==> flow/design.v <==
parameter Z_2 = 2'bZZ;
parameter Z_4 = 4'bZZZZ;
parameter Z_8 = 8'bZZZZZZZZ;
parameter Z_16 = 16'bZZZZZZZZZZZZZZZZ;
parameter IDLE = 2'b00;
parameter WRITE_CONTROL = 2'b01;
parameter READ_CONTROL = 2'b10;
parameter REG_SP = 4'b1000;
parameter REG_EPC = 4'b1001;
parameter REG_ESP = 4'b1010;
parameter REG_IH = 4'b1011;
parameter REG_RA = 4'b1100;
parameter OP_ADDIU = 5'b01001;
parameter OP_ADDIU3 = 5'b01000;
parameter OP_B = 5'b00010;
parameter OP_BEQZ = 5'b00100;
parameter OP_BNEZ = 5'b00101;
parameter OP_LI = 5'b01101;
parameter OP_LW = 5'b10011;
parameter OP_SW = 5'b11011;
parameter OP_ADDSP3 = 5'b00000;
parameter OP_CMPI = 5'b01110;
parameter OP_LW_SP = 5'b10010;
parameter OP_SW_SP = 5'b11010;
parameter OP_INT = 5'b11111;
parameter OP_BTEQZ_PREFIX = 5'b01100;
parameter OP_BTEQZ_SUFFIX = 3'b000;
parameter OP_ADDSP_PREFIX = 5'b01100;
parameter OP_ADDSP_SUFFIX = 3'b011;
parameter OP_MTSP_PREFIX = 5'b01100;
parameter OP_MTSP_SUFFIX = 3'b100;
parameter OP_AND_PREFIX = 5'b11101;
parameter OP_AND_SUFFIX = 5'b01100;
parameter OP_CMP_PREFIX = 5'b11101;
parameter OP_CMP_SUFFIX = 5'b01010;
parameter OP_OR_PREFIX = 5'b11101;
parameter OP_OR_SUFFIX = 5'b01101;
parameter OP_NOT_PREFIX = 5'b11101;
parameter OP_NOT_SUFFIX = 5'b01111;
parameter OP_SLLV_PREFIX = 5'b11101;
parameter OP_SLLV_SUFFIX = 5'b00100;
parameter OP_SLTU_PREFIX = 5'b11101;
parameter OP_SLTU_SUFFIX = 5'b00011;
parameter OP_JR_PREFIX = 5'b11101;
parameter OP_JR_MIDFIX = 3'b000;
parameter OP_JR_SUFFIX = 5'b00000;
parameter OP_MFPC_PREFIX = 5'b11101;
parameter OP_MFPC_MIDFIX = 3'b010;
parameter OP_MFPC_SUFFIX = 5'b00000;
parameter OP_JALR_PREFIX = 5'b11101;
parameter OP_JALR_MIDFIX = 3'b110;
parameter OP_JALR_SUFFIX = 5'b00000;
parameter OP_JRRA_PREFIX = 5'b11101;
parameter OP_JRRA_MIDFIX = 3'b001;
parameter OP_JRRA_SUFFIX = 5'b00000;
parameter OP_MFIH_PREFIX = 5'b11110;
parameter OP_MFIH_SUFFIX = 8'b00000000;
parameter OP_MTIH_PREFIX = 5'b11110;
parameter OP_MTIH_SUFFIX = 8'b00000001;
parameter OP_SLL_PREFIX = 5'b00110;
parameter OP_SLL_SUFFIX = 2'b00;
parameter OP_SRA_PREFIX = 5'b00110;
parameter OP_SRA_SUFFIX = 2'b11;
parameter OP_SUBU_PREFIX = 5'b11100;
parameter OP_SUBU_SUFFIX = 2'b11;
parameter OP_ADDU_PREFIX = 5'b11100;
parameter OP_ADDU_SUFFIX = 2'b01;
parameter OP_NOP = 16'b0000100000000000;
module ByPass (
  input [3:0] sourceAddress,
  input [15:0] sourceValue,
  input [3:0] updatedAddress,
  input [15:0] updatedValue,
  output [15:0] selectedValue
);
assign selectedValue = updatedAddress == sourceAddress ? updatedValue : sourceValue;
endmodule
module Forwarder (
	input clk,
	input rst,
	input [15:0] in,
	output reg [15:0] out
);
reg [15:0] temp;
always @ (negedge clk or negedge rst) begin
	if (!rst) begin
		temp <= 0;
	end else begin
		temp <= in;
	end
end
always @ (posedge clk or negedge rst) begin
	if (!rst) begin
		out <= 0;
	end else begin
		out <= temp;
	end
end
endmodule
module Forwarder4Bit (
	input clk,
	input rst,
	input [3:0] in,
	output reg [3:0] out
);
reg [3:0] temp;
always @ (negedge clk or negedge rst) begin
	if (!rst) begin
		temp <= 0;
	end else begin
		temp <= in;
	end
end
always @ (posedge clk or negedge rst) begin
	if (!rst) begin
		out <= 0;
	end else begin
		out <= temp;
	end
end
endmodule
module InterruptSelector (
  input [15:0] normalInstruction,
  input [15:0] interruptInstruction,
  input interruptSignal,
  output [15:0] selectedInstruction
);
assign selectedInstruction = interruptSignal ? interruptInstruction : normalInstruction;
endmodule
module HardwareInterruptHandler (
  input clock, 
  input reset,
  input interruptSignal,
  input handInterruptSignalIn,
  output interruptSignalOut
);
reg [3:0] handSignalCache;
always @ (posedge clock or negedge reset) begin
  if (!reset) begin
    handSignalCache <= 4'b1111;
  end else begin
    handSignalCache[0] <= handSignalCache[1];
    handSignalCache[1] <= handSignalCache[2];
    handSignalCache[2] <= handSignalCache[3];
    handSignalCache[3] <= handInterruptSignalIn;
  end
end
assign interruptSignalOut = (handSignalCache[0] && handSignalCache[1] && !handSignalCache[2] && !handSignalCache[3]) ?  1'b1   :  interruptSignal;
endmodule
module InterruptHandler (
  input clock,
  input reset,
  input [3:0] interruptIndexIn,
  input interruptSignalIn,
  output reg interruptSignalOut,
  output reg [15:0] interruptInstructionOut
);
parameter OP_ADDIU = 5'b01001;
parameter OP_ADDIU3 = 5'b01000;
parameter OP_B = 5'b00010;
parameter OP_BEQZ = 5'b00100;
parameter OP_BNEZ = 5'b00101;
parameter OP_LI = 5'b01101;
parameter OP_LW = 5'b10011;
parameter OP_SW = 5'b11011;
parameter OP_ADDSP3 = 5'b00000;
parameter OP_CMPI = 5'b01110;
parameter OP_LW_SP = 5'b10010;
parameter OP_SW_SP = 5'b11010;
parameter OP_INT = 5'b11111;
parameter OP_BTEQZ_PREFIX = 5'b01100;
parameter OP_BTEQZ_SUFFIX = 3'b000;
parameter OP_ADDSP_PREFIX = 5'b01100;
parameter OP_ADDSP_SUFFIX = 3'b011;
parameter OP_MTSP_PREFIX = 5'b01100;
parameter OP_MTSP_SUFFIX = 3'b100;
parameter OP_AND_PREFIX = 5'b11101;
parameter OP_AND_SUFFIX = 5'b01100;
parameter OP_CMP_PREFIX = 5'b11101;
parameter OP_CMP_SUFFIX = 5'b01010;
parameter OP_OR_PREFIX = 5'b11101;
parameter OP_OR_SUFFIX = 5'b01101;
parameter OP_NOT_PREFIX = 5'b11101;
parameter OP_NOT_SUFFIX = 5'b01111;
parameter OP_SLLV_PREFIX = 5'b11101;
parameter OP_SLLV_SUFFIX = 5'b00100;
parameter OP_SLTU_PREFIX = 5'b11101;
parameter OP_SLTU_SUFFIX = 5'b00011;
parameter OP_JR_PREFIX = 5'b11101;
parameter OP_JR_MIDFIX = 3'b000;
parameter OP_JR_SUFFIX = 5'b00000;
parameter OP_MFPC_PREFIX = 5'b11101;
parameter OP_MFPC_MIDFIX = 3'b010;
parameter OP_MFPC_SUFFIX = 5'b00000;
parameter OP_JALR_PREFIX = 5'b11101;
parameter OP_JALR_MIDFIX = 3'b110;
parameter OP_JALR_SUFFIX = 5'b00000;
parameter OP_JRRA_PREFIX = 5'b11101;
parameter OP_JRRA_MIDFIX = 3'b001;
parameter OP_JRRA_SUFFIX = 5'b00000;
parameter OP_MFIH_PREFIX = 5'b11110;
parameter OP_MFIH_SUFFIX = 8'b00000000;
parameter OP_MTIH_PREFIX = 5'b11110;
parameter OP_MTIH_SUFFIX = 8'b00000001;
parameter OP_SLL_PREFIX = 5'b00110;
parameter OP_SLL_SUFFIX = 2'b00;
parameter OP_SRA_PREFIX = 5'b00110;
parameter OP_SRA_SUFFIX = 2'b11;
parameter OP_SUBU_PREFIX = 5'b11100;
parameter OP_SUBU_SUFFIX = 2'b11;
parameter OP_ADDU_PREFIX = 5'b11100;
parameter OP_ADDU_SUFFIX = 2'b01;
parameter OP_NOP = 16'b0000100000000000;
reg [3:0] interruptState;
reg [3:0] interruptIndex;
reg insideInterrupt;
localparam STATE_TOTAL = 10;
always @ (negedge clock or negedge reset) begin
  if (!reset) begin
    interruptState <= 1;
    interruptIndex <= 0;
    insideInterrupt <= 0;
  end else begin
    if (interruptSignalIn == 1 && insideInterrupt == 0 && interruptState == 1) begin
      interruptIndex <= interruptIndexIn;
      insideInterrupt <= 1;
    end else if (interruptState < STATE_TOTAL && insideInterrupt == 1) begin
      interruptState <= interruptState + 1;
    end else if (interruptState == STATE_TOTAL) begin
      interruptState <= 1;
      insideInterrupt <= 0;
      interruptIndex <= 0;
    end
  end
end
always @ (posedge clock or negedge reset) begin
  if (!reset) begin
    interruptInstructionOut <= OP_NOP;
    interruptSignalOut <= 0;
  end else begin
    if (insideInterrupt == 1) begin 
	    interruptInstructionOut <= {8'hF8, interruptState, interruptIndex};
		  interruptSignalOut <= 1;
	  end else begin
	    interruptInstructionOut <= OP_NOP;
		  interruptSignalOut <= 0;
	  end
  end
end
endmodule
module InstructionFetcher (
	input clk,
	input rst,
	input [15:0] current_PC,  
	input [15:0] mem_read,  
	output reg [15:0] current_IR_addr,
	output reg [15:0] current_IR
);
parameter OP_ADDIU = 5'b01001;
parameter OP_ADDIU3 = 5'b01000;
parameter OP_B = 5'b00010;
parameter OP_BEQZ = 5'b00100;
parameter OP_BNEZ = 5'b00101;
parameter OP_LI = 5'b01101;
parameter OP_LW = 5'b10011;
parameter OP_SW = 5'b11011;
parameter OP_ADDSP3 = 5'b00000;
parameter OP_CMPI = 5'b01110;
parameter OP_LW_SP = 5'b10010;
parameter OP_SW_SP = 5'b11010;
parameter OP_INT = 5'b11111;
parameter OP_BTEQZ_PREFIX = 5'b01100;
parameter OP_BTEQZ_SUFFIX = 3'b000;
parameter OP_ADDSP_PREFIX = 5'b01100;
parameter OP_ADDSP_SUFFIX = 3'b011;
parameter OP_MTSP_PREFIX = 5'b01100;
parameter OP_MTSP_SUFFIX = 3'b100;
parameter OP_AND_PREFIX = 5'b11101;
parameter OP_AND_SUFFIX = 5'b01100;
parameter OP_CMP_PREFIX = 5'b11101;
parameter OP_CMP_SUFFIX = 5'b01010;
parameter OP_OR_PREFIX = 5'b11101;
parameter OP_OR_SUFFIX = 5'b01101;
parameter OP_NOT_PREFIX = 5'b11101;
parameter OP_NOT_SUFFIX = 5'b01111;
parameter OP_SLLV_PREFIX = 5'b11101;
parameter OP_SLLV_SUFFIX = 5'b00100;
parameter OP_SLTU_PREFIX = 5'b11101;
parameter OP_SLTU_SUFFIX = 5'b00011;
parameter OP_JR_PREFIX = 5'b11101;
parameter OP_JR_MIDFIX = 3'b000;
parameter OP_JR_SUFFIX = 5'b00000;
parameter OP_MFPC_PREFIX = 5'b11101;
parameter OP_MFPC_MIDFIX = 3'b010;
parameter OP_MFPC_SUFFIX = 5'b00000;
parameter OP_JALR_PREFIX = 5'b11101;
parameter OP_JALR_MIDFIX = 3'b110;
parameter OP_JALR_SUFFIX = 5'b00000;
parameter OP_JRRA_PREFIX = 5'b11101;
parameter OP_JRRA_MIDFIX = 3'b001;
parameter OP_JRRA_SUFFIX = 5'b00000;
parameter OP_MFIH_PREFIX = 5'b11110;
parameter OP_MFIH_SUFFIX = 8'b00000000;
parameter OP_MTIH_PREFIX = 5'b11110;
parameter OP_MTIH_SUFFIX = 8'b00000001;
parameter OP_SLL_PREFIX = 5'b00110;
parameter OP_SLL_SUFFIX = 2'b00;
parameter OP_SRA_PREFIX = 5'b00110;
parameter OP_SRA_SUFFIX = 2'b11;
parameter OP_SUBU_PREFIX = 5'b11100;
parameter OP_SUBU_SUFFIX = 2'b11;
parameter OP_ADDU_PREFIX = 5'b11100;
parameter OP_ADDU_SUFFIX = 2'b01;
parameter OP_NOP = 16'b0000100000000000;
always @ (negedge clk) begin
	current_IR_addr <= current_PC;
end
always @ (negedge rst or posedge clk) begin
	if (!rst) begin
		current_IR <= OP_NOP;
	end else begin
		current_IR <= mem_read;
	end
end
endmodule
module InstructionDecoder (
  input clock,
  input reset,
  input [15:0] currentInstruction,
  output reg [3:0] firstRegisiterAddress,
  output reg [3:0] secondRegisiterAddress,   
  output reg [3:0] targetRegisiterAddress,
  output reg [2:0] jumpControl,
  output reg [3:0] interruptIndex,
  output reg interruptSignal,
  output reg interruptInstructionSignal
);
parameter OP_ADDIU = 5'b01001;
parameter OP_ADDIU3 = 5'b01000;
parameter OP_B = 5'b00010;
parameter OP_BEQZ = 5'b00100;
parameter OP_BNEZ = 5'b00101;
parameter OP_LI = 5'b01101;
parameter OP_LW = 5'b10011;
parameter OP_SW = 5'b11011;
parameter OP_ADDSP3 = 5'b00000;
parameter OP_CMPI = 5'b01110;
parameter OP_LW_SP = 5'b10010;
parameter OP_SW_SP = 5'b11010;
parameter OP_INT = 5'b11111;
parameter OP_BTEQZ_PREFIX = 5'b01100;
parameter OP_BTEQZ_SUFFIX = 3'b000;
parameter OP_ADDSP_PREFIX = 5'b01100;
parameter OP_ADDSP_SUFFIX = 3'b011;
parameter OP_MTSP_PREFIX = 5'b01100;
parameter OP_MTSP_SUFFIX = 3'b100;
parameter OP_AND_PREFIX = 5'b11101;
parameter OP_AND_SUFFIX = 5'b01100;
parameter OP_CMP_PREFIX = 5'b11101;
parameter OP_CMP_SUFFIX = 5'b01010;
parameter OP_OR_PREFIX = 5'b11101;
parameter OP_OR_SUFFIX = 5'b01101;
parameter OP_NOT_PREFIX = 5'b11101;
parameter OP_NOT_SUFFIX = 5'b01111;
parameter OP_SLLV_PREFIX = 5'b11101;
parameter OP_SLLV_SUFFIX = 5'b00100;
parameter OP_SLTU_PREFIX = 5'b11101;
parameter OP_SLTU_SUFFIX = 5'b00011;
parameter OP_JR_PREFIX = 5'b11101;
parameter OP_JR_MIDFIX = 3'b000;
parameter OP_JR_SUFFIX = 5'b00000;
parameter OP_MFPC_PREFIX = 5'b11101;
parameter OP_MFPC_MIDFIX = 3'b010;
parameter OP_MFPC_SUFFIX = 5'b00000;
parameter OP_JALR_PREFIX = 5'b11101;
parameter OP_JALR_MIDFIX = 3'b110;
parameter OP_JALR_SUFFIX = 5'b00000;
parameter OP_JRRA_PREFIX = 5'b11101;
parameter OP_JRRA_MIDFIX = 3'b001;
parameter OP_JRRA_SUFFIX = 5'b00000;
parameter OP_MFIH_PREFIX = 5'b11110;
parameter OP_MFIH_SUFFIX = 8'b00000000;
parameter OP_MTIH_PREFIX = 5'b11110;
parameter OP_MTIH_SUFFIX = 8'b00000001;
parameter OP_SLL_PREFIX = 5'b00110;
parameter OP_SLL_SUFFIX = 2'b00;
parameter OP_SRA_PREFIX = 5'b00110;
parameter OP_SRA_SUFFIX = 2'b11;
parameter OP_SUBU_PREFIX = 5'b11100;
parameter OP_SUBU_SUFFIX = 2'b11;
parameter OP_ADDU_PREFIX = 5'b11100;
parameter OP_ADDU_SUFFIX = 2'b01;
parameter OP_NOP = 16'b0000100000000000;
parameter Z_2 = 2'bZZ;
parameter Z_4 = 4'bZZZZ;
parameter Z_8 = 8'bZZZZZZZZ;
parameter Z_16 = 16'bZZZZZZZZZZZZZZZZ;
parameter IDLE = 2'b00;
parameter WRITE_CONTROL = 2'b01;
parameter READ_CONTROL = 2'b10;
parameter REG_SP = 4'b1000;
parameter REG_EPC = 4'b1001;
parameter REG_ESP = 4'b1010;
parameter REG_IH = 4'b1011;
parameter REG_RA = 4'b1100;
localparam NONE_CONTROL = 3'b000;
localparam B_CONTROL = 3'b001;
localparam BEQZ_CONTROL = 3'b010;
localparam BNEZ_CONTROL = 3'b011;
localparam BTEQZ_CONTROL = 3'b100;
localparam JR_CONTROL = 3'b101;
localparam JALR_CONTROL = 3'b110;
localparam JRRA_CONTROL = 3'b111;
reg [15:0] instruction;
wire [3:0] firstParameter = {1'b0, instruction[10:8]};
wire [3:0] secondParameter = {1'b0, instruction[7:5]};
wire [3:0] thirdParameter = {1'b0, instruction[4:2]};
always @ (negedge clock or negedge reset) begin
  if (!reset) begin
    instruction <= OP_NOP;
  end else begin
    instruction <= currentInstruction;
  end
end
always @ (posedge clock or negedge reset) begin
  firstRegisiterAddress <= 0;
  secondRegisiterAddress <= 0;
  targetRegisiterAddress <= 4'hf;
  interruptSignal <= 0;
  interruptIndex <= 0;
  interruptInstructionSignal <= 0;
  jumpControl <= NONE_CONTROL;
  if (!reset) begin
    firstRegisiterAddress <= 0;
    secondRegisiterAddress <= 0;
    interruptSignal <= 0;
    interruptIndex <= 0;
    interruptInstructionSignal <= 0;
    targetRegisiterAddress <= 4'hf;
    jumpControl <= NONE_CONTROL;
  end else begin
    case (instruction[15:11])
      OP_ADDIU: begin
        targetRegisiterAddress <= firstParameter;
        firstRegisiterAddress <= firstParameter;
      end
      OP_ADDIU3: begin
        targetRegisiterAddress <= secondParameter;
        firstRegisiterAddress <= firstParameter;
      end
      OP_B: begin
        jumpControl <= B_CONTROL;
      end
      OP_BEQZ: begin
        jumpControl <= BEQZ_CONTROL;
        firstRegisiterAddress <= firstParameter;
      end
      OP_BNEZ: begin
        jumpControl <= BNEZ_CONTROL;
        firstRegisiterAddress <= firstParameter;
      end
      OP_LI: begin
        targetRegisiterAddress <= firstParameter;
      end
      OP_LW: begin
        targetRegisiterAddress <= secondParameter;
        firstRegisiterAddress <= firstParameter;
      end
      OP_SW: begin
        firstRegisiterAddress <= firstParameter;
        secondRegisiterAddress <= secondParameter;
      end
      OP_ADDSP3: begin
        targetRegisiterAddress <= firstParameter;
        secondRegisiterAddress <= REG_SP;
      end
      OP_CMPI: begin
        firstRegisiterAddress <= firstParameter;
      end
      OP_LW_SP: begin
        targetRegisiterAddress <= firstParameter;
        secondRegisiterAddress <= REG_SP;
      end
      OP_SW_SP: begin
        firstRegisiterAddress <= firstParameter;
        secondRegisiterAddress <= REG_SP;
      end
      OP_INT: begin
        case (instruction[7:4])
          0: begin
            interruptSignal <= 1;
            interruptIndex <= instruction[3:0];
          end
          1: begin 
            targetRegisiterAddress <= REG_EPC;
          end
          2: begin
            targetRegisiterAddress <= REG_ESP;
            firstRegisiterAddress <= REG_SP;
          end
          3: begin
            targetRegisiterAddress <= REG_SP;
          end
          4: begin
            firstRegisiterAddress <= REG_EPC;
            secondRegisiterAddress <= REG_SP;
          end
          5: begin
            secondRegisiterAddress <= REG_SP;
          end
          6: begin
            firstRegisiterAddress <= REG_ESP;
            secondRegisiterAddress <= REG_SP;
          end
          7: begin
				interruptInstructionSignal <= 1;
            firstRegisiterAddress <= REG_IH;
          end
        endcase
      end
      5'b01100: begin
        case (instruction[10:8])
          OP_BTEQZ_SUFFIX: begin
            jumpControl <= BTEQZ_CONTROL;
          end
          OP_ADDSP_SUFFIX: begin
            targetRegisiterAddress <= REG_SP;
            secondRegisiterAddress <= REG_SP;
          end
          OP_MTSP_SUFFIX: begin
            targetRegisiterAddress <= REG_SP;
            secondRegisiterAddress <= secondParameter;
          end
        endcase
      end
      5'b11101: begin
        case (instruction[4:0])
          OP_AND_SUFFIX: begin
            targetRegisiterAddress <= firstParameter;
            firstRegisiterAddress  <= firstParameter;
            secondRegisiterAddress <= secondParameter;
          end
          OP_CMP_SUFFIX: begin
            firstRegisiterAddress <= firstParameter;
            secondRegisiterAddress <= secondParameter;
          end
          OP_OR_SUFFIX: begin
            targetRegisiterAddress <= firstParameter;
            firstRegisiterAddress <= firstParameter;
            secondRegisiterAddress <= secondParameter;
          end
          OP_NOT_SUFFIX: begin
            targetRegisiterAddress <= firstParameter;
            secondRegisiterAddress <= secondParameter;
          end
          OP_SLLV_SUFFIX: begin
            targetRegisiterAddress <= secondParameter;
            firstRegisiterAddress <= firstParameter;
            secondRegisiterAddress <= secondParameter;
          end
          OP_SLTU_SUFFIX: begin
            firstRegisiterAddress <= firstParameter;
            secondRegisiterAddress <= secondParameter;
          end
          5'b00000: begin
            case (instruction[7:5])
              OP_JR_MIDFIX: begin
				    jumpControl <= JR_CONTROL;
                firstRegisiterAddress <= firstParameter;
              end
              OP_MFPC_MIDFIX: begin
                targetRegisiterAddress <= firstParameter;
              end
              OP_JALR_MIDFIX: begin
				    jumpControl <= JALR_CONTROL;
                targetRegisiterAddress <= REG_RA;
                firstRegisiterAddress <= firstParameter;
              end
              OP_JRRA_MIDFIX: begin
				    jumpControl <= JRRA_CONTROL;
                firstRegisiterAddress <= REG_RA;
              end
            endcase
          end
        endcase
      end
      5'b11110: begin
        case (instruction[7:0])
          OP_MFIH_SUFFIX: begin
            targetRegisiterAddress <= firstParameter;
            firstRegisiterAddress <= REG_IH;
          end
          OP_MTIH_SUFFIX: begin
            targetRegisiterAddress <= REG_IH;
            firstRegisiterAddress <= firstParameter;
          end
        endcase
      end
      5'b00110: begin
        case (instruction[1:0])
          OP_SLL_SUFFIX: begin
            targetRegisiterAddress <= firstParameter;
            secondRegisiterAddress <= secondParameter;
          end
          OP_SRA_SUFFIX: begin
            targetRegisiterAddress <= firstParameter;
            secondRegisiterAddress <= secondParameter;
          end
        endcase
      end
      5'b11100: begin
        case (instruction[1:0])
          OP_SUBU_SUFFIX: begin
            targetRegisiterAddress <= thirdParameter;
            firstRegisiterAddress <= firstParameter;
            secondRegisiterAddress <= secondParameter;
          end
          OP_ADDU_SUFFIX: begin
            targetRegisiterAddress <= thirdParameter;
            firstRegisiterAddress <= firstParameter;
            secondRegisiterAddress <= secondParameter;
          end
        endcase
      end
      default: begin
      end
    endcase
  end
end
endmodule
module ProgramCounterAdder (
  input clock,
  input reset,
  input [15:0] currentPC,
  input [15:0] currentInstruction,
  input [15:0] finalRegisterValue,
  input t,
  input interruptSignal,
  input interruptInstructionSignal,
  input [2:0] jumpControl,
  output [15:0] nextPC
);
localparam NONE_CONTROL = 3'b000;
localparam B_CONTROL = 3'b001;
localparam BEQZ_CONTROL = 3'b010;
localparam BNEZ_CONTROL = 3'b011;
localparam BTEQZ_CONTROL = 3'b100;
localparam JR_CONTROL = 3'b101;
reg [15:0] instruction, jumpPC;
reg [15:0] programCounterRegister;
reg jump;
wire [15:0] immediateSignExtend_8bit = {instruction[7] ? 8'hff : 8'h00, instruction[7:0]};
wire [15:0] immediateSignExtend_11bit = {instruction[10] ?  5'b11111 : 5'b00000, instruction[10:0]};
always @ (negedge clock or negedge reset) begin
  if (!reset) begin
    instruction <= 16'h8000;  
    programCounterRegister <= 16'hffff;  
  end else begin
    instruction <= currentInstruction;
    programCounterRegister <= currentPC;
  end
end
always @ (*) begin
  jumpPC = 0;
  jump = 0;
  if (!reset) begin
    jumpPC = 0;
    jump = 0;
  end else begin
    case (jumpControl)
      NONE_CONTROL: begin
        jumpPC = 0;
        jump = 0;
      end
      B_CONTROL: begin
        jumpPC = programCounterRegister + immediateSignExtend_11bit;
        jump = 1;
      end
      BEQZ_CONTROL: begin
        if (finalRegisterValue == 0) begin
          jumpPC = programCounterRegister + immediateSignExtend_8bit;
          jump = 1;
        end
      end
      BNEZ_CONTROL: begin
        if (finalRegisterValue != 0) begin
          jumpPC = programCounterRegister + immediateSignExtend_8bit;
          jump = 1;
        end
      end
      BTEQZ_CONTROL: begin
        if (t == 0) begin
          jumpPC = programCounterRegister + immediateSignExtend_8bit;
          jump = 1;
        end
      end
      JR_CONTROL: begin
        jumpPC = finalRegisterValue;
        jump = 1;
      end
    endcase
  end
end
assign nextPC = interruptInstructionSignal ? finalRegisterValue : (interruptSignal ? programCounterRegister : (jump ? jumpPC : programCounterRegister + 1));
endmodule
module ArithmeticLogicalUnit (
  input clock,
  input reset,
  input [15:0] finalFirstRegisterValue,
  input [15:0] finalSecondRegisterValue,
  input [15:0] currentProgramCounter,
  input [15:0] currentInstruction,
  output reg [15:0] targetValue,
  output reg tRead
);
reg tWriteEnable;
reg tToWrite;
reg [15:0] programCounter;
reg [15:0] instruction;
reg [15:0] firstRegisterValue;
reg [15:0] secondRegisterValue;
wire [15:0] immediateSignExtend_8bit = {instruction[7] ? 8'hff : 8'h00, instruction[7:0]};
wire [15:0] immediateSignExtend_11bit = {instruction[10] ?  5'b11111 : 5'b00000, instruction[10:0]};
wire [15:0] immediateZeroExtend_8bit = {8'h00, instruction[7:0]};
wire [15:0] immediateSignExtend_4bit = {instruction[3] ? 12'hfff : 12'h000, instruction[3:0]};
wire [3:0] shiftImmediate = instruction[4:2] ? instruction[4:2] : 8;
parameter OP_ADDIU = 5'b01001;
parameter OP_ADDIU3 = 5'b01000;
parameter OP_B = 5'b00010;
parameter OP_BEQZ = 5'b00100;
parameter OP_BNEZ = 5'b00101;
parameter OP_LI = 5'b01101;
parameter OP_LW = 5'b10011;
parameter OP_SW = 5'b11011;
parameter OP_ADDSP3 = 5'b00000;
parameter OP_CMPI = 5'b01110;
parameter OP_LW_SP = 5'b10010;
parameter OP_SW_SP = 5'b11010;
parameter OP_INT = 5'b11111;
parameter OP_BTEQZ_PREFIX = 5'b01100;
parameter OP_BTEQZ_SUFFIX = 3'b000;
parameter OP_ADDSP_PREFIX = 5'b01100;
parameter OP_ADDSP_SUFFIX = 3'b011;
parameter OP_MTSP_PREFIX = 5'b01100;
parameter OP_MTSP_SUFFIX = 3'b100;
parameter OP_AND_PREFIX = 5'b11101;
parameter OP_AND_SUFFIX = 5'b01100;
parameter OP_CMP_PREFIX = 5'b11101;
parameter OP_CMP_SUFFIX = 5'b01010;
parameter OP_OR_PREFIX = 5'b11101;
parameter OP_OR_SUFFIX = 5'b01101;
parameter OP_NOT_PREFIX = 5'b11101;
parameter OP_NOT_SUFFIX = 5'b01111;
parameter OP_SLLV_PREFIX = 5'b11101;
parameter OP_SLLV_SUFFIX = 5'b00100;
parameter OP_SLTU_PREFIX = 5'b11101;
parameter OP_SLTU_SUFFIX = 5'b00011;
parameter OP_JR_PREFIX = 5'b11101;
parameter OP_JR_MIDFIX = 3'b000;
parameter OP_JR_SUFFIX = 5'b00000;
parameter OP_MFPC_PREFIX = 5'b11101;
parameter OP_MFPC_MIDFIX = 3'b010;
parameter OP_MFPC_SUFFIX = 5'b00000;
parameter OP_JALR_PREFIX = 5'b11101;
parameter OP_JALR_MIDFIX = 3'b110;
parameter OP_JALR_SUFFIX = 5'b00000;
parameter OP_JRRA_PREFIX = 5'b11101;
parameter OP_JRRA_MIDFIX = 3'b001;
parameter OP_JRRA_SUFFIX = 5'b00000;
parameter OP_MFIH_PREFIX = 5'b11110;
parameter OP_MFIH_SUFFIX = 8'b00000000;
parameter OP_MTIH_PREFIX = 5'b11110;
parameter OP_MTIH_SUFFIX = 8'b00000001;
parameter OP_SLL_PREFIX = 5'b00110;
parameter OP_SLL_SUFFIX = 2'b00;
parameter OP_SRA_PREFIX = 5'b00110;
parameter OP_SRA_SUFFIX = 2'b11;
parameter OP_SUBU_PREFIX = 5'b11100;
parameter OP_SUBU_SUFFIX = 2'b11;
parameter OP_ADDU_PREFIX = 5'b11100;
parameter OP_ADDU_SUFFIX = 2'b01;
parameter OP_NOP = 16'b0000100000000000;
parameter Z_2 = 2'bZZ;
parameter Z_4 = 4'bZZZZ;
parameter Z_8 = 8'bZZZZZZZZ;
parameter Z_16 = 16'bZZZZZZZZZZZZZZZZ;
parameter IDLE = 2'b00;
parameter WRITE_CONTROL = 2'b01;
parameter READ_CONTROL = 2'b10;
parameter REG_SP = 4'b1000;
parameter REG_EPC = 4'b1001;
parameter REG_ESP = 4'b1010;
parameter REG_IH = 4'b1011;
parameter REG_RA = 4'b1100;
always @ (negedge clock or negedge reset) begin
  if (!reset) begin
    programCounter <= 0;
    instruction <= OP_NOP;
    firstRegisterValue <= 0;
    secondRegisterValue <= 0;
  end else begin
    programCounter <= currentProgramCounter;
    instruction <= currentInstruction;
    firstRegisterValue <= finalFirstRegisterValue;
    secondRegisterValue <= finalSecondRegisterValue;
  end
end
always @(posedge clock or negedge reset) begin
  if (!reset) begin
    tWriteEnable <= 1;
    tToWrite <= 0;
    targetValue <= 0;
    tRead <= 0;
  end else begin
    case (instruction[15:11])
      OP_ADDIU: begin
        targetValue <= firstRegisterValue + immediateSignExtend_8bit;
      end
      OP_ADDIU3: begin
        targetValue <= firstRegisterValue + immediateSignExtend_4bit;
      end
      OP_LI: begin
        targetValue <= immediateZeroExtend_8bit;
      end
      OP_SW: begin
        targetValue <= secondRegisterValue;
      end		  
      OP_ADDSP3: begin
        targetValue <= secondRegisterValue + immediateSignExtend_8bit;
      end
      OP_CMPI: begin
        tToWrite <= firstRegisterValue != immediateSignExtend_8bit;
        if (tWriteEnable) tRead <= firstRegisterValue != immediateSignExtend_8bit;
        tWriteEnable <= 0;
      end
      OP_SW_SP: begin
		    targetValue <= firstRegisterValue;
		  end
      OP_INT: begin
        case (instruction[7:4])
          1: begin 
            targetValue <= programCounter;
          end
          2: begin
            targetValue <= firstRegisterValue;
          end
          3: begin
            targetValue <= 16'hBF20;
          end
          4: begin
            targetValue <= firstRegisterValue;
          end 
          5: begin
            targetValue <= instruction[3:0];
          end
          6: begin
            targetValue <= firstRegisterValue;
          end 
        endcase
      end
      5'b01100: begin
        case (instruction[10:8])
          OP_ADDSP_SUFFIX: begin
            targetValue <= secondRegisterValue + immediateSignExtend_8bit;
          end
          OP_MTSP_SUFFIX: begin
            targetValue <= secondRegisterValue;
          end
        endcase
      end
      5'b11101: begin
        case (instruction[4:0])
          OP_AND_SUFFIX: begin
            targetValue <= firstRegisterValue & secondRegisterValue;
          end
          OP_CMP_SUFFIX: begin
            tToWrite <= firstRegisterValue != secondRegisterValue;
            if (tWriteEnable) tRead <= firstRegisterValue != secondRegisterValue;
            tWriteEnable <= 0;
          end
          OP_OR_SUFFIX: begin
            targetValue <= firstRegisterValue | secondRegisterValue;
          end
          OP_NOT_SUFFIX: begin
            targetValue <= ~secondRegisterValue;
          end
          OP_SLLV_SUFFIX: begin
            targetValue <= secondRegisterValue << firstRegisterValue;
          end
          OP_SLTU_SUFFIX: begin
            tToWrite <= $unsigned(firstRegisterValue) < $unsigned(secondRegisterValue);
            if (tWriteEnable) tRead <= $unsigned(firstRegisterValue) < $unsigned(secondRegisterValue);
            tWriteEnable <= 0;
          end
          5'b00000: begin
            case (instruction[7:5])
              OP_MFPC_MIDFIX: begin
                targetValue <= programCounter;
              end
              OP_JALR_MIDFIX: begin
                targetValue <= programCounter;
              end
            endcase
          end
        endcase
      end
      5'b11110: begin
        case (instruction[7:0])
          OP_MFIH_SUFFIX: begin
            targetValue <= firstRegisterValue;
          end
          OP_MTIH_SUFFIX: begin
            targetValue <= firstRegisterValue;
          end
        endcase
      end
      5'b00110: begin
        case (instruction[1:0])
          OP_SLL_SUFFIX: begin
            targetValue <= secondRegisterValue << shiftImmediate;
          end
          OP_SRA_SUFFIX: begin
            targetValue <= secondRegisterValue >>> shiftImmediate;
          end
        endcase
      end
      5'b11100: begin
        case (instruction[1:0])
          OP_SUBU_SUFFIX: begin
            targetValue <= firstRegisterValue - secondRegisterValue;
          end
          OP_ADDU_SUFFIX: begin
            targetValue <= firstRegisterValue + secondRegisterValue;
          end
        endcase
      end
      default: begin
			tWriteEnable <= 1;
			targetValue <= 0;
      end
    endcase
  end
end
endmodule
module MemoryAddressCalculator (
	input clk,
	input rst,
	input [15:0] instruction_in,
	input [15:0] first_register_value,
	input [15:0] second_reigster_value,
	output reg [1:0] memory_control,
	output reg [15:0] memory_address
);
wire [15:0] immediate_from_5;
wire [15:0] immediate_from_8;
reg [15:0] instruction;
reg [15:0] rm_1, rm_2;
parameter OP_ADDIU = 5'b01001;
parameter OP_ADDIU3 = 5'b01000;
parameter OP_B = 5'b00010;
parameter OP_BEQZ = 5'b00100;
parameter OP_BNEZ = 5'b00101;
parameter OP_LI = 5'b01101;
parameter OP_LW = 5'b10011;
parameter OP_SW = 5'b11011;
parameter OP_ADDSP3 = 5'b00000;
parameter OP_CMPI = 5'b01110;
parameter OP_LW_SP = 5'b10010;
parameter OP_SW_SP = 5'b11010;
parameter OP_INT = 5'b11111;
parameter OP_BTEQZ_PREFIX = 5'b01100;
parameter OP_BTEQZ_SUFFIX = 3'b000;
parameter OP_ADDSP_PREFIX = 5'b01100;
parameter OP_ADDSP_SUFFIX = 3'b011;
parameter OP_MTSP_PREFIX = 5'b01100;
parameter OP_MTSP_SUFFIX = 3'b100;
parameter OP_AND_PREFIX = 5'b11101;
parameter OP_AND_SUFFIX = 5'b01100;
parameter OP_CMP_PREFIX = 5'b11101;
parameter OP_CMP_SUFFIX = 5'b01010;
parameter OP_OR_PREFIX = 5'b11101;
parameter OP_OR_SUFFIX = 5'b01101;
parameter OP_NOT_PREFIX = 5'b11101;
parameter OP_NOT_SUFFIX = 5'b01111;
parameter OP_SLLV_PREFIX = 5'b11101;
parameter OP_SLLV_SUFFIX = 5'b00100;
parameter OP_SLTU_PREFIX = 5'b11101;
parameter OP_SLTU_SUFFIX = 5'b00011;
parameter OP_JR_PREFIX = 5'b11101;
parameter OP_JR_MIDFIX = 3'b000;
parameter OP_JR_SUFFIX = 5'b00000;
parameter OP_MFPC_PREFIX = 5'b11101;
parameter OP_MFPC_MIDFIX = 3'b010;
parameter OP_MFPC_SUFFIX = 5'b00000;
parameter OP_JALR_PREFIX = 5'b11101;
parameter OP_JALR_MIDFIX = 3'b110;
parameter OP_JALR_SUFFIX = 5'b00000;
parameter OP_JRRA_PREFIX = 5'b11101;
parameter OP_JRRA_MIDFIX = 3'b001;
parameter OP_JRRA_SUFFIX = 5'b00000;
parameter OP_MFIH_PREFIX = 5'b11110;
parameter OP_MFIH_SUFFIX = 8'b00000000;
parameter OP_MTIH_PREFIX = 5'b11110;
parameter OP_MTIH_SUFFIX = 8'b00000001;
parameter OP_SLL_PREFIX = 5'b00110;
parameter OP_SLL_SUFFIX = 2'b00;
parameter OP_SRA_PREFIX = 5'b00110;
parameter OP_SRA_SUFFIX = 2'b11;
parameter OP_SUBU_PREFIX = 5'b11100;
parameter OP_SUBU_SUFFIX = 2'b11;
parameter OP_ADDU_PREFIX = 5'b11100;
parameter OP_ADDU_SUFFIX = 2'b01;
parameter OP_NOP = 16'b0000100000000000;
parameter Z_2 = 2'bZZ;
parameter Z_4 = 4'bZZZZ;
parameter Z_8 = 8'bZZZZZZZZ;
parameter Z_16 = 16'bZZZZZZZZZZZZZZZZ;
parameter IDLE = 2'b00;
parameter WRITE_CONTROL = 2'b01;
parameter READ_CONTROL = 2'b10;
parameter REG_SP = 4'b1000;
parameter REG_EPC = 4'b1001;
parameter REG_ESP = 4'b1010;
parameter REG_IH = 4'b1011;
parameter REG_RA = 4'b1100;
assign immediate_from_5 = {instruction[4]? 11'b11111111111: 11'b00000000000, instruction[4:0]};
assign immediate_from_8 = {instruction[7]? 8'hFF: 8'h00, instruction[7:0]};
always @ (negedge clk or negedge rst) begin
	if (!rst) begin
		instruction <= 16'b0000100000000000;
		rm_1 <= 0;
		rm_2 <= 0;
	end else begin
		instruction <= instruction_in;
		rm_1 <= first_register_value;
		rm_2 <= second_reigster_value;
	end
end
always @ (posedge clk or negedge rst) begin
	if (!rst) begin
		memory_address <= 16'hFFFF;
		memory_control <= IDLE;
	end else begin
		case (instruction[15:11])
			OP_LW_SP: begin
				memory_address <= rm_2 + immediate_from_8;
				memory_control <= READ_CONTROL;
			end
			OP_LW: begin
				memory_address <= rm_1 + immediate_from_5;
				memory_control <= READ_CONTROL;
			end
			OP_SW_SP: begin
				memory_address <= rm_2 + immediate_from_8;
				memory_control <= WRITE_CONTROL;
			end
			OP_SW: begin
				memory_address <= rm_1 + immediate_from_5;
				memory_control <= WRITE_CONTROL;
			end
      OP_INT: begin
        case (instruction[7:4])
          4: begin
            memory_address <= rm_2;
            memory_control <= WRITE_CONTROL;
          end
          5: begin
            memory_address <= rm_2 + 1;
            memory_control <= WRITE_CONTROL;
          end
          6: begin
            memory_address <= rm_2 + 2;
            memory_control <= WRITE_CONTROL;
          end 
        endcase
      end
			default begin
				memory_address <= 16'hFFFF;
				memory_control <= IDLE;
			end
		endcase
	end
end
endmodule
module MemoryInterface (
	input clk,
	input rst,
	input [15:0] memory_address_from_cpu,
	input [15:0] target_value_from_cpu,
	input [1:0] memory_control_signal_from_cpu,
	input [15:0] data_fetched_from_memory,
	output reg [15:0] memory_address_to_memory,
	output [15:0] data_fetched_to_cpu,
	output reg [1:0] memory_control_signal_to_memory,
	output reg [15:0] target_value_to_memory
);
reg [15:0] memory_address_temp;
reg [1:0] memory_control_signal_temp;
reg [15:0] target_value_temp;
assign data_fetched_to_cpu = data_fetched_from_memory;
always @ (negedge clk or negedge rst) begin
	if (!rst) begin
		memory_address_temp <= 0;
		memory_control_signal_temp <= 0;
		target_value_temp <= 0;
	end else begin
		memory_address_temp <= memory_address_from_cpu;
		memory_control_signal_temp <= memory_control_signal_from_cpu;
		target_value_temp <= target_value_from_cpu;
	end
end
always @ (posedge clk or negedge rst) begin
	if (!rst) begin
		memory_address_to_memory <= 0;
		memory_control_signal_to_memory <= 0;
		target_value_to_memory <= 0;
	end else begin
		memory_address_to_memory <= memory_address_temp;
		memory_control_signal_to_memory <= memory_control_signal_temp;
		target_value_to_memory <= target_value_temp;
	end
end
endmodule
module Selector (
  input clk, rst,
  input [1:0] memory_control,
  input [15:0] mem_data_read,
  input [15:0] alu_cal_result,
  output [15:0] select_cal_result
);
reg [15:0] temp_result;
reg [1:0] memory_control_temp;
always @ (negedge clk or negedge rst) begin
  if (!rst) begin
    temp_result <= 0;
    memory_control_temp <= 0;
  end
  else begin
    temp_result <= alu_cal_result;
	 memory_control_temp <= memory_control;
  end
end
assign select_cal_result = memory_control_temp[1]? mem_data_read : temp_result;
endmodule
module Register (
  input clock,
  input reset,
  input [3:0] firstRegisterAddress,
  input [3:0] secondRegisterAddress,
  input [3:0] targetRegisterAddress,
  input [15:0] targetValue,
  output [15:0] firstRegisterValueOrigin,
  output [15:0] secondRegisterValueOrigin,
  output [175:0] debug_registers
);
reg [207:0] registers;
assign debug_registers = {
    registers[0*16 +: 16],
    registers[1*16 +: 16],
    registers[2*16 +: 16],
    registers[3*16 +: 16],
    registers[4*16 +: 16],
    registers[5*16 +: 16],
    registers[6*16 +: 16],
    registers[7*16 +: 16],
    registers[8*16 +: 16],
    registers[9*16 +: 16],
    registers[10*16 +: 16]
};
assign firstRegisterValueOrigin = firstRegisterAddress <= 12 ? registers[firstRegisterAddress*16 +: 16] : 16'h0000;
assign secondRegisterValueOrigin = secondRegisterAddress <= 12 ? registers[secondRegisterAddress*16 +: 16] : 16'h0000;
always @ (negedge clock, negedge reset) begin
  if (!reset) begin
    registers <= 0;
  end else begin
    if (targetRegisterAddress <= 12) begin
      registers[targetRegisterAddress*16 +: 16] <= targetValue;
    end
  end
end
endmodule
module CentralProcessingUnit (
  input clock,
  input reset,
  input handInterruptSignalIn,
  input [15:0] IF_memory_read,
  output [15:0] IF_address,
  input [15:0] MEM_memory_read,
  output [1:0] MEM_memory_control,
  output [15:0] MEM_memory_address,
  output [15:0] MEM_target_value,
  output [175:0] register_value
);
wire [15:0] programCounter_0;   
wire [15:0] programCounter_1;   
wire [15:0] programCounter_2;   
wire [15:0] programCounter_3;   
wire [15:0] programCounter_4;   
wire [15:0] programCounter_5;   
wire [15:0] instruction_1_origin;
wire [15:0] instruction_1_selected;
wire [15:0] instruction_2;
wire [15:0] instruction_3;
wire [15:0] instruction_4;
wire [3:0] firstRegisterAddress;
wire [15:0] firstRegisterValueOrigin;
wire [15:0] firstRegisterValueMiddle;
wire [15:0] firstRegisterValueFinal;
wire [3:0] secondRegisterAddress;
wire [15:0] secondRegisterValueOrigin;
wire [15:0] secondRegisterValueMiddle;
wire [15:0] secondRegisterValueFinal;
wire [3:0] targetRegisterAddress_2;
wire [3:0] targetRegisterAddress_3;
wire [3:0] targetRegisterAddress_4;
wire [15:0] targetValue_3;
wire [15:0] targetValue_4;
wire t;
wire [2:0] jumpControl;
wire [1:0] memoryControl;
wire [15:0] dataMemoryAddress;
wire [15:0] dataFetched;
wire [3:0] interruptIndex;
wire interruptSignalDecoder;
wire interruptSignalHandler;
wire interruptSignalHardware;
wire interruptInstructionSignal;
wire [15:0] interruptInstruction;
ProgramCounterAdder pcAdder (
  clock,
  reset,
  programCounter_0,
  instruction_1_selected,
  firstRegisterValueFinal,
  t,
  interruptSignalHandler,
  interruptInstructionSignal,
  jumpControl,
  programCounter_0
);
InstructionFetcher fetcher (
  .clk(clock),
  .rst(reset),
  .current_PC(programCounter_0),
  .mem_read(IF_memory_read),
  .current_IR_addr(IF_address),
  .current_IR(instruction_1_origin)
);
InstructionDecoder decoder (
  clock,
  reset,
  instruction_1_selected,
  firstRegisterAddress,
  secondRegisterAddress,
  targetRegisterAddress_2,
  jumpControl,
  interruptIndex,
  interruptSignalDecoder,
  interruptInstructionSignal
);
InterruptHandler handler (
  clock,
  reset,
  interruptIndex,
  interruptSignalHardware,
  interruptSignalHandler,
  interruptInstruction
);
InterruptSelector interruptSelector (
  instruction_1_origin,
  interruptInstruction,
  interruptSignalHandler,
  instruction_1_selected
);
HardwareInterruptHandler hardwareHandler (
  clock, 
  reset,
  interruptSignalDecoder,
  handInterruptSignalIn,
  interruptSignalHardware
);
Forwarder programCounterForwarder_2 (
  clock,
  reset,
  programCounter_0,
  programCounter_2
);
Forwarder instructionForwarder_2 (
  clock,
  reset,
  instruction_1_selected,
  instruction_2
);
ByPass firstRegisiterByPass_II (
  firstRegisterAddress,
  firstRegisterValueOrigin,
  targetRegisterAddress_4,
  targetValue_4,
  firstRegisterValueMiddle
);
ByPass firstRegisiterByPass_I (
  firstRegisterAddress,
  firstRegisterValueMiddle,
  targetRegisterAddress_3,
  targetValue_3,
  firstRegisterValueFinal
);
ByPass secondRegisterByPass_II (
  secondRegisterAddress,
  secondRegisterValueOrigin,
  targetRegisterAddress_4,
  targetValue_4,
  secondRegisterValueMiddle
);
ByPass secondRegisterByPass_I (
  secondRegisterAddress,
  secondRegisterValueMiddle,
  targetRegisterAddress_3,
  targetValue_3,
  secondRegisterValueFinal
);
ArithmeticLogicalUnit alu (
  clock,
  reset,
  firstRegisterValueFinal,
  secondRegisterValueFinal,
  programCounter_2,
  instruction_2,
  targetValue_3,
  t
);
MemoryAddressCalculator addressCalculator (
  clock,
  reset,
  instruction_2,
  firstRegisterValueFinal,
  secondRegisterValueFinal,
  memoryControl,
  dataMemoryAddress
);
Forwarder4Bit targetRegisterAddressForwarder_3 (
  clock,
  reset,
  targetRegisterAddress_2,
  targetRegisterAddress_3
);
MemoryInterface memoryCommunicator (
  .clk(clock),
  .rst(reset),
  .memory_address_from_cpu(dataMemoryAddress),  
  .target_value_from_cpu(targetValue_3), 
  .memory_control_signal_from_cpu(memoryControl),  
  .data_fetched_from_memory(MEM_memory_read),
  .memory_address_to_memory(MEM_memory_address),
  .memory_control_signal_to_memory(MEM_memory_control),
  .target_value_to_memory(MEM_target_value),
  .data_fetched_to_cpu(dataFetched)     
);
Selector selector (
  .clk(clock),
  .rst(reset),
  .memory_control(memoryControl),
  .mem_data_read(dataFetched),
  .alu_cal_result(targetValue_3),
  .select_cal_result(targetValue_4)
);
Forwarder4Bit targetRegisterAddressForwarder_4 (
  clock,
  reset,
  targetRegisterAddress_3,
  targetRegisterAddress_4
);
Register register (
  clock,
  reset,
  firstRegisterAddress,
  secondRegisterAddress,
  targetRegisterAddress_4,
  targetValue_4,
  firstRegisterValueOrigin,
  secondRegisterValueOrigin,
  register_value
);
endmodule
# Reports on CentralProcessingUnit
# The steps from the RTL of CentralProcessingUnit to its reports follow in flow order.
# Lines are those of the file above, counted from 1.
# Cell names lack the library's common part.
setup:
  design: "CentralProcessingUnit"
  clk_port: "clock"
  lib: "sky130hd"
  pvt_corner: "tt_025C_1v80"

# Elaborated design
# Counts by Yosys on the flattened word-level netlist (proc, flatten, opt, wreduce; memories kept). Register bits leave out memories and registers merged into their read ports (data or address). Print and check cells are left out.
op_classes:
  n_addsub: 13
  cmp: 5
  equal: 99
  shift: 7
  muxes: 87
  bitwise: 10
  n_reduce_logical: 53
op_table:
  columns: ["operator", "n"]
  rows:
  - ["208-bit by 9-bit variable part select with 16-bit output", 2]
  - ["16-bit 2-to-1 mux", 18]
  - ["16-bit by 33-bit variable shift with 208-bit output", 1]
  - ["16-bit by 33-bit variable shift with 208-bit output (first input constant)", 1]
  - ["208-bit bitwise AND", 1]
  - ["208-bit bitwise OR", 1]
  - ["208-bit NOT", 1]
  - ["16-bit parallel mux with 13-bit select", 1]
  - ["16-bit parallel mux with 5-bit select", 2]
  - ["16-bit adder", 7]
  - ["16-bit parallel mux with 3-bit select", 2]
  - ["16-bit parallel mux with 2-bit select", 3]
  - ["5-bit by 4-bit == test with 1-bit output (second input constant)", 18]
  - ["5-bit == test (second input constant)", 16]
  - ["16-bit parallel mux with 4-bit select", 1]
  - ["4-bit parallel mux with 2-bit select", 6]
  - ["4-bit 2-to-1 mux", 11]
  - ["8-bit negator with 33-bit output", 1]
  - ["16-bit by 1-bit adder with 16-bit output (second input constant)", 2]
  - ["16-bit inequality test", 2]
  - ["4-bit parallel mux with 8-bit select", 1]
  - ["5-bit by 3-bit == test with 1-bit output (second input constant)", 6]
  - ["4-bit by 3-bit == test with 1-bit output (second input constant)", 7]
  - ["4-bit parallel mux with 7-bit select", 1]
  - ["2-bit OR reduction", 13]
  - ["3-bit 2-to-1 mux", 7]
  - ["5-bit zero test", 4]
  - ["4-bit parallel mux with 5-bit select", 1]
# Not listed: further kinds 65, cells in them 137.
word_totals:
  register_bits: 582
  in_bits: 35
  output_inout_bits: 226
  word_cells: 316

# Depth
# Longest topological path by Yosys (ltp), each cell counted once; first at word level (registers and memories cut), then after technology mapping (sequential cells cut; the memories' decode and read muxes count).
logic_depth:
  word_depth: 11
  abc_area: 1
  mapped_depth: 24
  ltp_nobuf: 23

# After synthesis
# Source: synth_stat.txt of the flow (Yosys; design flattened, memories mapped). It holds for the ABC_AREA given above (unset counts as 0); a run with the other value may have another netlist.
# The area totals of this step are shown rounded.
types:
  columns: ["type", "n", "type_area_um2"]
  rows:
  - ["dfrtn_1", 353, 8.83E+03]
  - ["nand2_1", 973, 3.65E+03]
  - ["dfrtp_1", 136, 3.4E+03]
  - ["inv_1", 592, 2.22E+03]
  - ["o21ai_0", 407, 2.04E+03]
  - ["nand3_1", 362, 1.81E+03]
  - ["a21oi_1", 327, 1636.57]
  - ["ha_1", 127, 1.59E+03]
  - ["nor2_1", 367, 1.38E+03]
  - ["buf_4", 181, 1.36E+03]
  - ["dfstp_2", 45, 1.18E+03]
  - ["o22ai_1", 144, 900.864]
  - ["clkbuf_1", 163, 611.837]
  - ["o211ai_1", 74, 555.533]
  - ["o32ai_1", 56, 490.47]
  - ["xor2_1", 47, 411.645]
  - ["a31oi_1", 53, 331.568]
  - ["dfxtp_1", 16, 320.307]
# Other cell types: 45; their cells: 426.
mapped:
  stdcells: 4849
  yosys_area_um2: 35700
  sequential_area_um2: 13700
  flip_flops: 550
  buffers: 414

Appendix: measured runs

Module CentralProcessingUnit, platform sky130hd: 2 stored runs of the flow (Yosys, OpenROAD) with differing settings, in no particular order. Input and output delays are each 20% of the period that was set; the output load is 0.01 pF.
By "totalPower_uw" is meant OpenSTA's value without simulated activity: inputs other than the clock are taken to toggle once in ten clock periods, and the tool carries that through the logic.
Results are given in rounded form.

--- flow run 1 ---
==> flow/run.sh <==
#!/bin/bash
# the make line also repeats the synthesis and layout settings of config.mk as NAME=value (left out here)
make -C /OpenROAD-flow-scripts/flow DESIGN_CONFIG=/design/flow/config.mk WORK_HOME=/design/flow/orfs CLKGATE_MAP_FILE= finish
==> flow/config.mk <==
export PLATFORM = sky130hd
export DESIGN_NAME = CentralProcessingUnit
export DESIGN_NICKNAME = CentralProcessingUnit
export VERILOG_FILES = /design/flow/design.v
export SDC_FILE = /design/flow/constraint.sdc
export NUM_CORES = 4
export LEC_CHECK = 0
export ABC_AREA = 1
export CAP_MARGIN = 20
export CELL_PAD_IN_SITES_DETAIL_PLACEMENT = 2
export CELL_PAD_IN_SITES_GLOBAL_PLACEMENT = 2
export CORE_ASPECT_RATIO = 1.34
export CORE_MARGIN = 9
export CORE_UTILIZATION = 26
export CTS_CLUSTER_DIAMETER = 167
export CTS_CLUSTER_SIZE = 42
export GPL_ROUTABILITY_DRIVEN = 0
export GPL_TIMING_DRIVEN = 1
export HOLD_SLACK_MARGIN = -0.04
export MAX_ROUTING_LAYER = met5
export MIN_ROUTING_LAYER = met1
export PLACE_DENSITY_LB_ADDON = 0.1
export SETUP_SLACK_MARGIN = 1.32
export SLEW_MARGIN = 20
export TNS_END_PERCENT = 45
==> flow/constraint.sdc <==
create_clock -name core_clock -period 10.3 [get_ports {clock}]
set_input_delay 2.0600 -clock core_clock [delete_from_list [all_inputs] [get_ports {clock}]]
set_output_delay 2.0600 -clock core_clock [all_outputs]
set_load 0.01 [all_outputs]

==> results, as YAML <==
results:
  ys_area_um2: 35700
  total_die_area_um2: 151000
  util_pct: 30.5
  final_setup_ws_ns: 1.22
  timing.setup.tns_ns: 0.000
  timing.hold.ws_ns: 0.378
  totalPower_uw: 10100

--- flow run 2 ---
==> flow/run.sh <==
#!/bin/bash
# the make line also repeats the synthesis and layout settings of config.mk as NAME=value (left out here)
make -C /OpenROAD-flow-scripts/flow DESIGN_CONFIG=/design/flow/config.mk WORK_HOME=/design/flow/orfs CLKGATE_MAP_FILE= finish
==> flow/config.mk <==
export PLATFORM = sky130hd
export DESIGN_NAME = CentralProcessingUnit
export DESIGN_NICKNAME = CentralProcessingUnit
export VERILOG_FILES = /design/flow/design.v
export SDC_FILE = /design/flow/constraint.sdc
export NUM_CORES = 4
export LEC_CHECK = 0
export CAP_MARGIN = 15
export CELL_PAD_IN_SITES_DETAIL_PLACEMENT = 0
export CELL_PAD_IN_SITES_GLOBAL_PLACEMENT = 0
export CORE_ASPECT_RATIO = 1.64
export CORE_MARGIN = 2
export CORE_UTILIZATION = 40
export CTS_CLUSTER_DIAMETER = 232
export CTS_CLUSTER_SIZE = 98
export GPL_TIMING_DRIVEN = 1
export MAX_ROUTING_LAYER = met4
export PLACE_DENSITY_LB_ADDON = 0.13
export SETUP_SLACK_MARGIN = 2.37
export SLEW_MARGIN = 15
export TNS_END_PERCENT = 100
==> flow/constraint.sdc <==
create_clock -name core_clock -period 8.91 [get_ports {clock}]
set_input_delay 1.7820 -clock core_clock [delete_from_list [all_inputs] [get_ports {clock}]]
set_output_delay 1.7820 -clock core_clock [all_outputs]
set_load 0.01 [all_outputs]

==> results, as YAML <==
results:
  ys_area_um2: 33400
  total_die_area_um2: 85800
  util_pct: 56.5
  final_setup_ws_ns: 0.146
  timing.setup.tns_ns: 0.000
  timing.hold.ws_ns: 0.386
  totalPower_uw: 11800
